==> flow/design.v <==
module alu (input signed [10:0] regA, regB,  
				input [1:0] opcode,
				input clock, computestrobe,
				output reg signed[20:0] result,  
				output reg remain,  
				output reg [20:0] remainder  
				);
	reg [10:0] N, D;
	reg signed [20:0] res_t;
	reg [20:0] rem_t;
	reg signed [22:0] P;
	integer i;
	always @(posedge clock) begin
		if (computestrobe) begin
			res_t = result;
			rem_t = remainder; 
			remain <= 1'b0;
			case(opcode)
			2'b00 : begin 
				res_t = regA + regB;
			end
			2'b01 : begin
				res_t = regA - regB;
			end
			2'b10 : begin
				P = {{11{1'b0}}, regB, 1'b0};
				for (i = 11; i > 0; i = i-1) begin
					case (P [1:0]) 
						2'b01 : P[22:12] = P[22:12] + regA;
						2'b10 : P[22:12] = P[22:12] - regA;
						default: begin end
					endcase
					P = {P[22], P[22:1]};
				end
				res_t = P [21:1];
			end
			2'b11 : begin
				res_t = 21'd0;
				rem_t = 21'd0;
				N = (regA[10] == 1)? -regA: regA;
				D = (regB[10] == 1)? -regB: regB;
				if(D != 11'd0) begin  
					for (i = 10; i >= 0; i = i-1) begin
						rem_t = rem_t << 1;
						rem_t[0] = N[i];
						if (rem_t >= D) begin
							rem_t = rem_t - D;
							res_t[i] = 1'b1;
						end
					end
					if(regA[10] == 1'b1 && rem_t != 21'd0) begin  
						rem_t = D - rem_t;
						res_t = res_t + 1'b1;
					end
					res_t = ((regA[10] == 1)^(regB[10] == 1))? -res_t:res_t;
					remain <= 1'b1;
				end
			end
			default : begin	end
			endcase
			result <= res_t;
			remainder <= rem_t;
		end
	end
endmodule 
module bcdtobin (
	input [31:0] BCD,
	output reg signed [10:0] binout);
	reg signed [10:0] temp;
	always @ (*) begin
		temp = 11'd0;  
		if(BCD[3:0] < 4'b1010) begin  
			temp = temp + BCD[3:0];		
		end else if (BCD[3:0] == 4'b1110) begin  
			temp = -temp;  
		end
		if(BCD[7:4] < 4'b1010) begin  
			temp = temp + (11'd10*BCD[7:4]);		
		end else if (BCD[7:4] == 4'b1110) begin  
			temp = -temp;
		end
		if(BCD[11:8] < 4'b1010) begin  
			temp = temp + (11'd100 * BCD[11:8]);
		end else if (BCD[11:8] == 4'b1110) begin  
			temp = -temp;
		end
		if(BCD[15:12] == 4'b1110) begin  
			temp = -temp;
		end
		binout = temp;
	end
endmodule 
module bintobcd(input signed [20:0] bin,
						output reg [31:0] bcdnum);
		reg [51:0] masterreg;
		reg negative;
		integer i;
		always @(bin) begin
			masterreg = {52{1'b0}};
			negative = (bin[20] == 1)? 1'b1: 1'b0;
			masterreg[19:0] = (negative)? -bin[19:0]: bin[19:0];
			for (i = 0; i < 20; i = i + 1) begin
				if(masterreg[23:20] >= 4'd5 ) begin
				  masterreg[23:20] = masterreg[23:20] + 4'd3;
				end
				if(masterreg[27:24] >= 4'd5 ) begin
				  masterreg[27:24] = masterreg[27:24] + 4'd3;
				end
				if(masterreg[31:28] >= 4'd5 ) begin
				  masterreg[31:28] = masterreg[31:28] + 4'd3;
				end
				if(masterreg[35:32] >= 4'd5 ) begin
				  masterreg[35:32] = masterreg[35:32] + 4'd3;
				end
				if(masterreg[39:36] >= 4'd5 ) begin
				  masterreg[39:36] = masterreg[39:36] + 4'd3;
				end
				if(masterreg[43:40] >= 4'd5 ) begin
				  masterreg[43:40] = masterreg[43:40] + 4'd3;
				end
				if(masterreg[47:44] >= 4'd5 ) begin
				  masterreg[47:44] = masterreg[47:44] + 4'd3;
				end
				masterreg = masterreg << 1;
			end
			masterreg[51:48] = (negative)? 4'b1110 : 4'b1111;
			bcdnum = masterreg[51:20];
		end
	endmodule 
module numlength (input signed [20:0] binary_num,
	output reg [3:0]length);
reg signed [20:0] abs_num;
always @ (*) begin
	abs_num = (binary_num[20] == 1)? -binary_num: binary_num;
	length <= 3'd1;
	if (abs_num > 22'd9) length <= 3'd2;
	if (abs_num > 22'd99) length <= 3'd3;
	if (abs_num > 22'd999) length <= 3'd4;
	if (abs_num > 22'd9999) length <= 3'd5;
	if (abs_num > 22'd99999) length <= 3'd6;
end
endmodule
module resultformatter (input clock, remain,
					input [20:0] ALUresult, ALUremainder,
					output reg [31:0] formattedresult, 
					output reg [31:0] result_formem);
	wire [3:0] length_result, length_remainder;
	reg [31:0] temp_result, temp_result_1, temp_remainder;
	reg [3:0] result_used, result_used_1, remainder_used;
	wire [31:0] result_bcd, remainder_bcd;
	wire result_neg;
	numlength resultlength (.binary_num(ALUresult),
									.length(length_result));
	numlength remainderlength (.binary_num(ALUremainder),
										.length(length_remainder));
	bintobcd result_to_bcd(.bin(ALUresult),
									.bcdnum(result_bcd));
	bintobcd remainder_to_bcd(.bin(ALUremainder),
									.bcdnum(remainder_bcd));
	assign result_neg = ALUresult[20];
	integer i;
	reg [31:0] fr_t, fm_t;
	always @ (posedge clock) begin
		fr_t = formattedresult;
		result_used = 4'd0;
		remainder_used = 4'd0;
		temp_remainder = remainder_bcd;
		temp_result = result_bcd;
		for (i = 0; i < 8; i = i + 1) begin
			fr_t = fr_t >> 4;  
			if (remainder_used < length_remainder && remain) begin  
				fr_t[31:28] = temp_remainder[3:0];  
				temp_remainder = temp_remainder >> 4;  
				remainder_used = remainder_used + 1'd1;  
			end else if (remainder_used == length_remainder && remain) begin
				fr_t[31:28] = 4'b1010;  
				remainder_used = remainder_used + 1'd1;
			end else if (result_used < length_result) begin  
				fr_t[31:28] = temp_result[3:0];  
				temp_result = temp_result >> 4;  
				result_used = result_used + 1'd1;  
			end else if (result_used == length_result && result_neg == 1) begin  
				fr_t[31:28] = 4'b1110;  
				result_used = result_used + 1'd1;
			end else begin
				fr_t[31:28] = 4'b1111;  
			end
		end
		formattedresult <= fr_t;
	end
	always @ (posedge clock) begin
		fm_t = result_formem;
		result_used_1 = 3'd0;
		temp_result_1 = result_bcd;
		for (i = 0; i < 8; i = i + 1) begin
			fm_t = fm_t >> 4;
			if (result_used_1 < length_result && result_used_1 < 3'd3) begin  
				fm_t[31:28] = temp_result_1[3:0];
				temp_result_1 = temp_result_1 >> 4;
				result_used_1 = result_used_1 + 1'd1;
			end else begin
				fm_t[31:28] = 4'b1111;  
			end
		end
		result_formem <= fm_t;
	end
endmodule 
module control (input dig_in,
				input reset_in,
				input ex_in,
				input op_in,
				input bksp_in,
				input MS_in,
				input MR_in,
				input MC_in,
				input sub_in,
				input clock,
				input rst,
				output reg bksp_A,
				output reg bksp_B,
				output reg load_A,
				output reg load_B,
				output reg load_mem,
				output reg clear_mem,
				output reg load_A_mem,
				output reg load_B_mem,
				output reg load_op,
				output reg execute,
				output reg reset_out,
				output reg [1:0] display_select);
	parameter start = 0, op_A = 1, op_A_neg = 2, oprnd = 3, op_B = 4, op_B_neg = 5, result = 6;
	reg[2:0]state;
	always @(posedge clock) begin
		if (rst) state <= start;
		else case(state)
			start: begin
				if (sub_in) state <= op_A_neg;
				if (dig_in || MR_in) state <= op_A;
			end
			op_A: begin
				if(op_in) state <= oprnd;
				if(reset_in) state <= start;
			end
			op_A_neg: begin
				if (sub_in || bksp_in) state <= start;
				if (dig_in || MR_in) state <= op_A;
				if(reset_in) state <= start;
			end
			oprnd: begin
				if (sub_in) state <= op_B_neg;
				if(dig_in) state <= op_B;
				if(reset_in) state <= start;
			end
			op_B: begin
				if(ex_in) state <= result;
				if(reset_in) state <= start;
			end
			op_B_neg: begin
				if (sub_in || bksp_in) state <= oprnd;
				if (dig_in || MR_in) state <= op_B;
				if(reset_in) state <= start;
			end
			result: begin
				if (reset_in) state <= start;
			end
		endcase
	end
	always @(*) begin
		bksp_A <= 0;
		bksp_B <= 0;
		load_A <= 0;
		load_B <= 0;
		load_mem <= (MS_in)? 1'b1:1'b0;
		clear_mem <= (MC_in)? 1'b1:1'b0;
		load_A_mem <= 0;
		load_B_mem <= 0;
		load_op <= 0;
		execute <= 0;
		reset_out <= 0;
		case(state)
			start: begin
				if (MR_in) load_A_mem <=1;
				else if (sub_in || dig_in) load_A <= 1;
				else 	reset_out <= 1;
				display_select <= 2'b00;
			end
			op_A: begin
				if(dig_in) load_A <= 1;
				if(MR_in) load_A_mem <=1;
				if(bksp_in) bksp_A <= 1;
				if (op_in) load_op <= 1;
				display_select = 2'b00;
			end
			op_B: begin
				if(dig_in) load_B <= 1;
				if(MR_in) load_B_mem <=1;
				if(bksp_in) bksp_B <= 1;
				if(ex_in) execute <= 1;
				display_select = 2'b01;
			end
			op_A_neg: begin
				if(dig_in) load_A <= 1;
				if (sub_in || bksp_in) bksp_A <= 1'b1;
				if(MR_in) load_A_mem <=1;
				display_select = 2'b00;
			end
			op_B_neg: begin
				if(dig_in) load_B <= 1;
				if(MR_in) load_B_mem <=1;
				if (sub_in || bksp_in) bksp_B <= 1'b1;
				display_select = 2'b01;
			end
			oprnd: begin
				if (sub_in || dig_in) load_B <= 1'b1;
				display_select = 2'b01;
			end
			result: begin
				display_select = 2'b10;
			end
			default : begin
				display_select <= 2'b00;
			end
		endcase
	end
endmodule
module bcdreg (input clock,
			input rst,
			input [3:0] digit,
			input [31:0] mem,
			input load,
			input bksp,
			input clear,
			input load_mem,
			output reg [31:0] bcdreg
);
	reg [31:0] nxt;
	always @ (posedge clock) begin
			nxt = bcdreg;
			if (rst || clear) begin  
				nxt = {8{4'b1111}};
			end else if (load_mem) begin
				nxt = mem;
			end else if (bksp) begin
				nxt = nxt >> 4;
				nxt[31:28] = 4'b1111;
			end else if (load) begin
				if(nxt[11:8] == 4'b1110) begin 
					nxt[15:0] = nxt[15:0] << 4;
				end else begin
					nxt[11:0] = nxt[11:0] << 4;
				end
				nxt[3:0] = digit;
			end
		bcdreg <= nxt;
	end
endmodule 
module memreg (input clock,
			input rst,
			input [31:0] mem_input,
			input load,
			input clear,
			output reg [31:0] memreg
);
	always @ (posedge clock) begin
			if (rst || clear) begin
				memreg <= {{7{4'b1111}},4'b0000};
			end else if (load) begin
				memreg <= mem_input;
			end 
	end
endmodule 
module memmux (input [1:0] display_select,
					input [31:0] A, B, result,
					output reg [31:0] mem_input);
	always @(*) begin
		case (display_select)
			2'b00 : mem_input = A;
			2'b01 : mem_input = B;
			2'b10 : mem_input = result;
			default : mem_input = A;
		endcase
	end
endmodule 
module displaymux (input [1:0] display_select,
					input [31:0] reg_A, reg_B, reg_result,
					output reg [3:0] hex0_out, hex1_out, hex2_out, hex3_out, hex4_out, hex5_out, hex6_out, hex7_out);
	reg [31:0] selected_reg;
	always @(*) begin
		case (display_select)
			2'b00 : selected_reg = reg_A;
			2'b01 : selected_reg = reg_B;
			2'b10 : selected_reg = reg_result;
			default : selected_reg = reg_A;
		endcase
	 hex0_out = selected_reg[3:0];
	 hex1_out = selected_reg[7:4];
	 hex2_out = selected_reg[11:8];
	 hex3_out = selected_reg[15:12];
	 hex4_out = selected_reg[19:16];
	 hex5_out = selected_reg[23:20];
	 hex6_out = selected_reg[27:24];
	 hex7_out = selected_reg[31:28];
	end
endmodule 
module char_7seg( input [3:0] S,
						output reg [0:6] Display);
	always @(S)
	begin
		case (S)
		4'b0000  : Display <= 7'b0000001;  
		4'b0001  : Display <= 7'b1001111;  
		4'b0010  : Display <= 7'b0010010;  
		4'b0011  : Display <= 7'b0000110;  
		4'b0100  : Display <= 7'b1001100;  
		4'b0101  : Display <= 7'b0100100;  
		4'b0110  : Display <= 7'b0100000;  
		4'b0111  : Display <= 7'b0001111;  
		4'b1000  : Display <= 7'b0000000;  
		4'b1001  : Display <= 7'b0001100;  
		4'b1010  : Display <= 7'b1111010;  
		4'b1110  : Display <= 7'b1111110;  
		default  : Display <= 7'b1111111;  
		endcase
	end
endmodule
module inputhandler (
	input keystrobe,
	input [3:0] keycode,
	output dig_strobe,
	output reset_strobe,
	output ex_strobe,
	output op_strobe,
	output sub_strobe,
	output [3:0] dig_code,
	output [1:0] op_code);
assign dig_strobe = ((keycode < 4'b1010) && keystrobe)? 1'b1:1'b0;
assign reset_strobe = ((keycode == 4'b1010) && keystrobe)? 1'b1:1'b0;
assign ex_strobe = ((keycode == 4'b1011) && keystrobe)? 1'b1:1'b0;
assign op_strobe = ((keycode > 4'b1011) && keystrobe)? 1'b1:1'b0;
assign sub_strobe = ((keycode == 4'b1110) && keystrobe)? 1'b1:1'b0;
assign dig_code = keycode;
assign op_code = ~keycode[1:0];  
endmodule
module opreg (input load,
			input [1:0] op_code,
			input clock,
			output reg [1:0] operator);
	always @ (posedge clock) begin
		if(load)	operator <= op_code;
	end
endmodule 
module posedgetrigger (
		input clock,
		input rst,
		input signal,
		output strobe);
	reg signal_last;
	always @(posedge clock) begin
			if (rst) signal_last <= 1'b0;
			else signal_last <= signal;
	end
	assign strobe = (signal && ~signal_last)? 1'b1:1'b0;
endmodule 
module negedgetrigger (
		input clock,
		input rst,
		input signal,
		output strobe);
	reg signal_last;
	always @(posedge clock) begin
			if (rst) signal_last <= 1'b1;
			else signal_last <= signal;
	end
	assign strobe = (~signal && signal_last)? 1'b1:1'b0;
endmodule 
module PBhandler (
	input [3:0] KEY,
	input clock,
	input rst,
	output bksp_strobe,
	output MS_strobe,
	output MR_strobe,
	output MC_strobe);
negedgetrigger bksp (.clock(clock), .rst(rst), .signal(KEY[0]), .strobe(bksp_strobe));
negedgetrigger MS (.clock(clock), .rst(rst), .signal(KEY[1]), .strobe(MS_strobe));
negedgetrigger MR (.clock(clock), .rst(rst), .signal(KEY[2]), .strobe(MR_strobe));
negedgetrigger MC (.clock(clock), .rst(rst), .signal(KEY[3]), .strobe(MC_strobe));
endmodule
`default_nettype none
module calculator (input CLOCK_50,
							input RESET,
							input KEYPRESSED,
							input [3:0] KEYCODE,
							input [3:0] KEY,
							output [0:6] HEX0, HEX1, HEX2, HEX3, HEX4, HEX5, HEX6, HEX7
							);
		wire clockmain = CLOCK_50;
		wire rst = RESET;
		wire [3:0] keycode = KEYCODE;
		wire keystrobe;
		wire load_A, load_B;
		wire bksp_A, bksp_B;
		posedgetrigger keypressedge (.clock(clockmain), .rst(rst), .signal(KEYPRESSED), .strobe(keystrobe));
		wire dig_strobe, reset_strobe, ex_strobe, op_strobe, sub_strobe;
		wire [3:0] dig_code;
		wire [1:0] op_code;
		inputhandler keypad (
			.keystrobe(keystrobe),
			.keycode(keycode),
			.dig_strobe(dig_strobe),
			.reset_strobe(reset_strobe),
			.ex_strobe(ex_strobe),
			.op_strobe(op_strobe),
			.sub_strobe(sub_strobe),
			.dig_code(dig_code),
			.op_code(op_code)
		);
		wire bksp_strobe, MS_strobe, MR_strobe, MC_strobe;
		PBhandler PB (
			.KEY(KEY),
			.clock(clockmain),
			.rst(rst),
			.bksp_strobe(bksp_strobe),
			.MS_strobe(MS_strobe),
			.MR_strobe(MR_strobe),
			.MC_strobe(MC_strobe)
		);
		wire [1:0] display_select;
		wire load_op, reset_state, execute, load_A_mem, load_B_mem, load_mem, clear_mem;
		control FSM (
			.dig_in(dig_strobe),
			.reset_in(reset_strobe),
			.ex_in(ex_strobe),
			.op_in(op_strobe),
			.bksp_in(bksp_strobe),
			.MS_in(MS_strobe),
			.MR_in(MR_strobe),
			.MC_in(MC_strobe),
			.sub_in(sub_strobe),
			.clock(clockmain),
			.rst(rst),
			.bksp_A(bksp_A),
			.bksp_B(bksp_B),
			.load_A(load_A),
			.load_B(load_B),
			.load_mem(load_mem),
			.clear_mem(clear_mem),
			.load_A_mem(load_A_mem),
			.load_B_mem(load_B_mem),
			.load_op(load_op),
			.reset_out(reset_state),
			.execute(execute),  
			.display_select(display_select)
		);
		wire[31:0] reg_A, reg_B;
		wire [31:0] memory_selected, memory_stored;
		bcdreg operand_A (.clock(clockmain), .rst(rst),
							.digit(dig_code),
							.load(load_A),
							.bksp(bksp_A),
							.clear(reset_state),
							.bcdreg(reg_A),
							.mem(memory_stored),
							.load_mem(load_A_mem)
							);
		bcdreg operand_B (.clock(clockmain), .rst(rst),
							.digit(dig_code),
							.load(load_B),
							.bksp(bksp_B),
							.clear(reset_state),
							.bcdreg(reg_B),
							.mem(memory_stored),
							.load_mem(load_B_mem)
							);
		wire [1:0] operator;
		opreg op (.clock(clockmain),
			.load(load_op),
			.op_code(op_code),
			.operator(operator)
		);
		wire [10:0] reg_A_binary, reg_B_binary;
		wire [31:0] reg_result, reg_memresult;
		wire [20:0] result_bin, remainder_bin; 
		wire remain;
		bcdtobin reg_A_tobinary (.BCD(reg_A), .binout(reg_A_binary));
		bcdtobin reg_B_tobinary (.BCD(reg_B), .binout(reg_B_binary));
		alu alu_1 (.regA(reg_A_binary), 
					.regB(reg_B_binary),
					.opcode(operator),
					.clock(clockmain),
					.computestrobe(execute),
					.result(result_bin),
					.remain(remain),
					.remainder(remainder_bin));
		resultformatter resultformatter_1 (.clock(clockmain),
														.remain(remain),
														.ALUresult(result_bin),
														.ALUremainder(remainder_bin),
														.formattedresult(reg_result),
														.result_formem(reg_memresult));
		memmux memory_select (.display_select(display_select),
									.A(reg_A),
									.B(reg_B),
									.result(reg_memresult),
									.mem_input(memory_selected));
		memreg memory_register (.clock(clockmain), .rst(rst),
										.mem_input(memory_selected),
										.load(load_mem),
										.clear(clear_mem),
										.memreg(memory_stored));
		wire [3:0] hex0char_A, hex1char_A, hex2char_A, bcdneg_A;
		wire [3:0] hex0char_B, hex1char_B, hex2char_B, bcdneg_B;
		wire [3:0] hex0_out, hex1_out, hex2_out, hex3_out, hex4_out, hex5_out, hex6_out, hex7_out;
		displaymux displayMUX (.display_select(display_select),
								.reg_A(reg_A),
								.reg_B(reg_B),
								.reg_result(reg_result),
								.hex0_out(hex0_out), 
								.hex1_out(hex1_out), 
								.hex2_out(hex2_out), 
								.hex3_out(hex3_out), 
								.hex4_out(hex4_out), 
								.hex5_out(hex5_out), 
								.hex6_out(hex6_out), 
								.hex7_out(hex7_out)
								);
		char_7seg H0 (.S(hex0_out), .Display(HEX0));
		char_7seg H1 (.S(hex1_out), .Display(HEX1));
		char_7seg H2 (.S(hex2_out), .Display(HEX2));
		char_7seg H3 (.S(hex3_out), .Display(HEX3));
		char_7seg H4 (.S(hex4_out), .Display(HEX4));
		char_7seg H5 (.S(hex5_out), .Display(HEX5));
		char_7seg H6 (.S(hex6_out), .Display(HEX6));
		char_7seg H7 (.S(hex7_out), .Display(HEX7));
endmodule 
Tool chain data of calculator
Tool output for the design above, in the order of the flow.
Line numbers count from 1 in the design file above.
Operators: Yosys type, input widths -> output width; for muxes data width and select width s.
Library cell names are shortened.
{ "setup": {"top_module": "calculator", "clock_port": "CLOCK_50", "cell_library": "sky130hd", "corner": "tt_025C_1v80"} }

Word level
Yosys after proc, flatten, opt, wreduce and memory -nomap, before mapping. Memory bits, and registers merged into a memory's read port (data or address), are not among the register bits. Print and check cells are not counted.
Memory sizes are those after Yosys's memory passes, which may raise the word count (mostly to a power of two), join words into wider ones and drop unused or constant bits.
{ "bits": {"mem_count": 8, "romBits": 896, "out_inout_bits": 56, "elab_cells": 1320, "regBits": 213} }
{ "op_classes": {"n_reduce_logical": 69, "addsub": 295, "compare": 283, "mux": 566, "n_logic": 8, "n_mul": 4, "n_eq": 61} }
{ "memory_table": {"columns": ["memory", "size", "word_bits", "rd", "wr", "line_no", "text"], "rows": [
  ["(name not given)", 16, 7, 1, 0, 409, "case (S)"],
  ["(name not given)", 16, 7, 1, 0, 409, null],
  ["(name not given)", 16, 7, 1, 0, 409, null],
  ["(name not given)", 16, 7, 1, 0, 409, null],
  ["(name not given)", 16, 7, 1, 0, 409, null],
  ["(name not given)", 16, 7, 1, 0, 409, null]
]} }
Further memories, not shown: 2.
{ "op_table": {"columns": ["cell", "n"], "rows": [
  ["$mux 4", 273],
  ["$mux 20", 47],
  ["$ge 4x3->1 const B", 210],
  ["$add 4x2->4 const B", 186],
  ["$mux 11", 33],
  ["$mux 21", 15],
  ["$pmux 11 s2", 10],
  ["$ge 21x11->1", 10],
  ["$sub 20x11->20", 9],
  ["$mux 3", 52],
  ["$add 11x11->11", 14],
  ["$pmux 32 s2", 2],
  ["$mux 24", 5],
  ["$mux 28", 4],
  ["$mux 16", 7],
  ["$sub 11x11->11", 10],
  ["$mux 12", 9],
  ["$mux 1", 91],
  ["$neg 11->11", 8],
  ["$pmux 21 s4", 1],
  ["$add 3x2->3 const B", 24],
  ["$lt 4x4->1", 18],
  ["$mul 5x4->9 const A", 2],
  ["$mux 32", 2],
  ["$neg 21->21", 3],
  ["$add 4x1->4 const B", 15],
  ["$eq 4x4->1", 12],
  ["$logic_and 1x1->1", 42]
]} }
Not listed: further kinds 59, cells in them 172.

Logic depth
Longest topological path by Yosys (ltp), each cell counted once; first at word level (registers and memories cut), then after technology mapping (sequential cells cut; the memories' decode and read muxes count).
{ "logic_depth": {"depth_word": 77, "abc_area": 1, "mapped_depth": 232} }

Mapped cells and area
Yosys stat after the flow's synthesis: flattened, memories mapped to cells. It holds for the ABC_AREA given above (unset counts as 0); a run with the other value may have another netlist.
The area totals of this step are shown rounded.
{ "types": {"columns": ["type", "n", "type_area_um2"], "rows": [
  ["ha_1", 669, 8.37E+03],
  ["nand2_1", 2132, 8E+03],
  ["inv_1", 1520, 5.71E+03],
  ["o21ai_0", 828, 4.14E+03],
  ["nand3_1", 726, 3.63E+03],
  ["dfxtp_1", 172, 3.44E+03],
  ["nor2_1", 880, 3.3E+03],
  ["xor2_1", 264, 2.31E+03],
  ["a21oi_1", 376, 1.88E+03],
  ["edfxtp_1", 45, 1.35E+03],
  ["xnor2_1", 83, 726.947],
  ["nand4_1", 102, 638.112],
  ["fa_1", 31, 620.595],
  ["clkbuf_1", 143, 536.765],
  ["nor3_1", 96, 480.461],
  ["o21ai_1", 95, 475.456],
  ["o211ai_1", 45, 337.824],
  ["or2_2", 52, 325.312]
]} }
Other cell types: 54; their cells: 617.
{ "mapped": {"seqArea_mm2": 0.00479, "area_mm2": 0.0508, "cell_count": 8876, "ff_cells": 217} }

Worst setup path after synthesis
OpenSTA on the mapped netlist: ideal clock, no wires. The path of least setup slack (recovery checks aside). Input and output delay are each 20% of the period. Register names are those of the netlist, which keeps one name where synthesis merged equal registers.
{ "synth_path": {"path_type": "reg-to-reg", "from": "register operand_A.bcdreg[5]", "to": "register alu_1.remainder[18]", "driving_pins": 220, "arrival_time_ps": 31843, "setup_slack_ps": 18011, "n_path_buf": 22, "delay_ps": 31989, "required_time_ps": 49854, "setup_ps": 146, "tclk_ps": 50000, "period_less_setup_slack_ps": 31989} }
"delay_ps" = arrival - input delay + setup time.
"driving_pins" counts driving pins, that of a launching flip-flop among them; a cell with two outputs on the path counts twice.
"period_less_setup_slack_ps" is the clock period less the worst setup slack; recovery checks do not enter. This is arithmetic on one report: input and output delays are still those of the set period (20% each).
The rows between start and end are the longest chain of elaborated cells between them; the timing report does not say that the signal goes this way. Where chains are equally long, one stands for them.
A line is the first line of the expression or statement that the cell stems from. Yosys adds cells for indexed reads and writes and turns some case tables into memories.
{ "synth_between": {"path_cell_list": "dfxtp_1 > inv_1 > nor4_1 > inv_1 > nor2_1 > xor2_1 > nand2_1 > o21ai_0 > inv_1 > ha_1 > fa_1 > nand2_1 > inv_1 > o21a_1 > nor2_1 > nor2_1 > nor2_1 > o21ai_0 > [... 184 more ...] > nand2_1 > ha_1 > a21oi_1 > inv_1 > a31oi_1 > o21ai_0 > a21oi_1 > o21bai_1 > a21oi_1 > o21bai_1 > nand2_1 > a21oi_1 > inv_1 > nor2_1 > nand3_1 > o21ai_0 > o21ai_0 > a21oi_1", "elab_chain_len": 70, "cone_cells": 86, "cone_lines": 17} }
{ "synth_rtl": {"columns": ["element", "line_no", "text"], "rows": [
  ["start: declaration", 334, "output reg [31:0] bcdreg"],
  ["start: assignment", 354, "bcdreg <= nxt;"],
  ["$mul 3x4->7", 78, "temp = temp + (11'd10*BCD[7:4]);"],
  ["$add 11x11->11", 78, null],
  ["$mux 11", 77, "if(BCD[7:4] < 4'b1010) begin"],
  ["$neg 11->11", 85, "temp = -temp;"],
  ["$mux 11", 84, "end else if (BCD[11:8] == 4'b1110) begin"],
  ["$mux 11", 82, "if(BCD[11:8] < 4'b1010) begin"],
  ["$neg 11->11", 88, "temp = -temp;"],
  ["[... 56 more ...]", null, null],
  ["$mux 21", 18, "case(opcode)"],
  ["$mux 21", 14, "if (computestrobe) begin"],
  ["$reduce_bool 21->1", 51, "if(regA[10] == 1'b1 && rem_t != 21'd0) begin"],
  ["$logic_and 1x1->1", 51, null],
  ["$mux 21", 51, null],
  ["$mux 21", 42, "if(D != 11'd0) begin"],
  ["$mux 21", 18, null],
  ["end: assignment", 62, "remainder <= rem_t;"],
  ["end: declaration", 6, "output reg [20:0] remainder"]
]} }

Worst path after layout
Path of least setup slack in the final report of entry A (OpenROAD, finished layout, wires in). Where an end is a register, its clock arrival counts in the times.
The path's times are printed in steps of 10 ps; the period is the one set.
{ "layout_path": {"path_type": "reg-to-reg", "from": "register operand_A.bcdreg[5]", "to": "register alu_1.remainder[19]", "driving_pins": 202, "required_time_ps": 50430, "n_path_buf": 1, "arrival_time_ps": 39420, "tclk_ps": 50000, "setup_slack_ps": 11000, "setup_ps": 160} }
The rows between start and end are the longest chain of elaborated cells between them; the timing report does not say that the signal goes this way. Where chains are equally long, one stands for them.
{ "layout_between": {"path_cell_list": "dfxtp_1 > inv_1 > nor4_1 > inv_1 > nor2_1 > xor2_1 > nand2_1 > o21ai_0 > inv_1 > ha_1 > fa_1 > o21ai_0 > inv_1 > nor3_1 > nor2_1 > xor2_1 > buf_4 > nor2_1 > [... 166 more ...] > nand3_1 > nand2_1 > a21oi_1 > o21bai_1 > nand3_1 > a21oi_1 > o21ai_0 > nand2_1 > nand2_1 > inv_1 > o21ai_0 > nand2_1 > nand3_1 > nor2_1 > nand3_1 > o21ai_0 > o21ai_0 > a21oi_1", "elab_chain_len": 70, "cone_cells": 86, "cone_lines": 17} }
{ "layout_rtl": {"columns": ["element", "line_no", "text"], "rows": [
  ["start: declaration", 334, "output reg [31:0] bcdreg"],
  ["start: assignment", 354, "bcdreg <= nxt;"],
  ["$mul 3x4->7", 78, "temp = temp + (11'd10*BCD[7:4]);"],
  ["$add 11x11->11", 78, null],
  ["$mux 11", 77, "if(BCD[7:4] < 4'b1010) begin"],
  ["$neg 11->11", 85, "temp = -temp;"],
  ["$mux 11", 84, "end else if (BCD[11:8] == 4'b1110) begin"],
  ["$mux 11", 82, "if(BCD[11:8] < 4'b1010) begin"],
  ["$neg 11->11", 88, "temp = -temp;"],
  ["[... 56 more ...]", null, null],
  ["$mux 21", 18, "case(opcode)"],
  ["$mux 21", 14, "if (computestrobe) begin"],
  ["$reduce_bool 21->1", 51, "if(regA[10] == 1'b1 && rem_t != 21'd0) begin"],
  ["$logic_and 1x1->1", 51, null],
  ["$mux 21", 51, null],
  ["$mux 21", 42, "if(D != 11'd0) begin"],
  ["$mux 21", 18, null],
  ["end: assignment", 62, "remainder <= rem_t;"],
  ["end: declaration", 6, "output reg [20:0] remainder"]
]} }

Hand-over note for calculator

Below are 5 stored runs of the flow (Yosys, OpenROAD; platform sky130hd) on calculator, each with its settings and what was measured, unordered. Constraints: input delay and output delay 20% of the set period each, output load 0.01 pF.
"clock_period_reached_ps": clock period set for the run, less the worst setup slack. It is reckoned from that one timing run; input and output delays stay at 20% of the period that was set.
Results are given in rounded form.
[
  {
    "run": "entry A",
    "settings": { "ABC_AREA": 1, "CAP_MARGIN": 20, "CELL_PAD_IN_SITES_DETAIL_PLACEMENT": 2, "CELL_PAD_IN_SITES_GLOBAL_PLACEMENT": 0, "CORE_ASPECT_RATIO": 1.03, "CORE_MARGIN": 7, "CORE_UTILIZATION": 23, "CTS_CLUSTER_SIZE": 81, "PLACE_DENSITY_LB_ADDON": 0.18, "SETUP_SLACK_MARGIN": 0.44, "SLEW_MARGIN": 25, "TNS_END_PERCENT": 85, "period_ns": 50.0 },
    "results": { "clock_period_reached_ps": 38997, "synthArea_mm2": 0.0508, "ws_setup_ps": 11000, "stdcell_area_mm2": 0.0559, "die_area_mm2": 0.234, "hold_worst_slack_ps": 486 }
  },
  {
    "run": "entry B",
    "settings": { "ABC_AREA": 0, "CAP_MARGIN": 10, "CELL_PAD_IN_SITES_GLOBAL_PLACEMENT": 3, "CORE_MARGIN": 3, "CORE_UTILIZATION": 19, "CTS_CLUSTER_DIAMETER": 400, "CTS_CLUSTER_SIZE": 24, "GPL_TIMING_DRIVEN": 1, "HOLD_SLACK_MARGIN": 0.04, "MAX_ROUTING_LAYER": "met4", "PLACE_DENSITY": 0.74, "SETUP_SLACK_MARGIN": 5.0, "SLEW_MARGIN": 0, "TNS_END_PERCENT": 70, "period_ns": 58.1 },
    "results": { "clock_period_reached_ps": 47997, "synthArea_mm2": 0.053, "ws_setup_ps": 10100, "stdcell_area_mm2": 0.0585, "die_area_mm2": 0.285, "hold_worst_slack_ps": 500 }
  },
  {
    "run": "entry C",
    "settings": { "ABC_AREA": 1, "CORE_MARGIN": 7, "CORE_UTILIZATION": 44, "CTS_CLUSTER_SIZE": 78, "GPL_TIMING_DRIVEN": 1, "HOLD_SLACK_MARGIN": 0.3, "MIN_ROUTING_LAYER": "met1", "PLACE_DENSITY_LB_ADDON": 0.18, "SETUP_SLACK_MARGIN": 5.0, "SLEW_MARGIN": 25, "period_ns": 27.5, "CAP_MARGIN": 20 },
    "results": { "clock_period_reached_ps": 26956, "synthArea_mm2": 0.0508, "ws_setup_ps": 544, "stdcell_area_mm2": 0.0607, "die_area_mm2": 0.125, "hold_worst_slack_ps": 471 }
  },
  {
    "run": "entry D",
    "settings": { "ABC_AREA": 1, "CORE_UTILIZATION": 40, "period_ns": 50.0, "CAP_MARGIN": 20, "CORE_MARGIN": 2, "SLEW_MARGIN": 20 },
    "results": { "clock_period_reached_ps": 37259, "synthArea_mm2": 0.0508, "ws_setup_ps": 12700, "stdcell_area_mm2": 0.0541, "die_area_mm2": 0.13, "hold_worst_slack_ps": 477 }
  },
  {
    "run": "entry E",
    "settings": { "ABC_AREA": 1, "CORE_ASPECT_RATIO": 0.79, "CORE_UTILIZATION": 40, "SETUP_SLACK_MARGIN": 1.74, "SLEW_MARGIN": 25, "period_ns": 50.0, "CAP_MARGIN": 20, "CORE_MARGIN": 2 },
    "results": { "clock_period_reached_ps": 37408, "synthArea_mm2": 0.0508, "ws_setup_ps": 12600, "stdcell_area_mm2": 0.0539, "die_area_mm2": 0.13, "hold_worst_slack_ps": 482 }
  }
]

End of note.
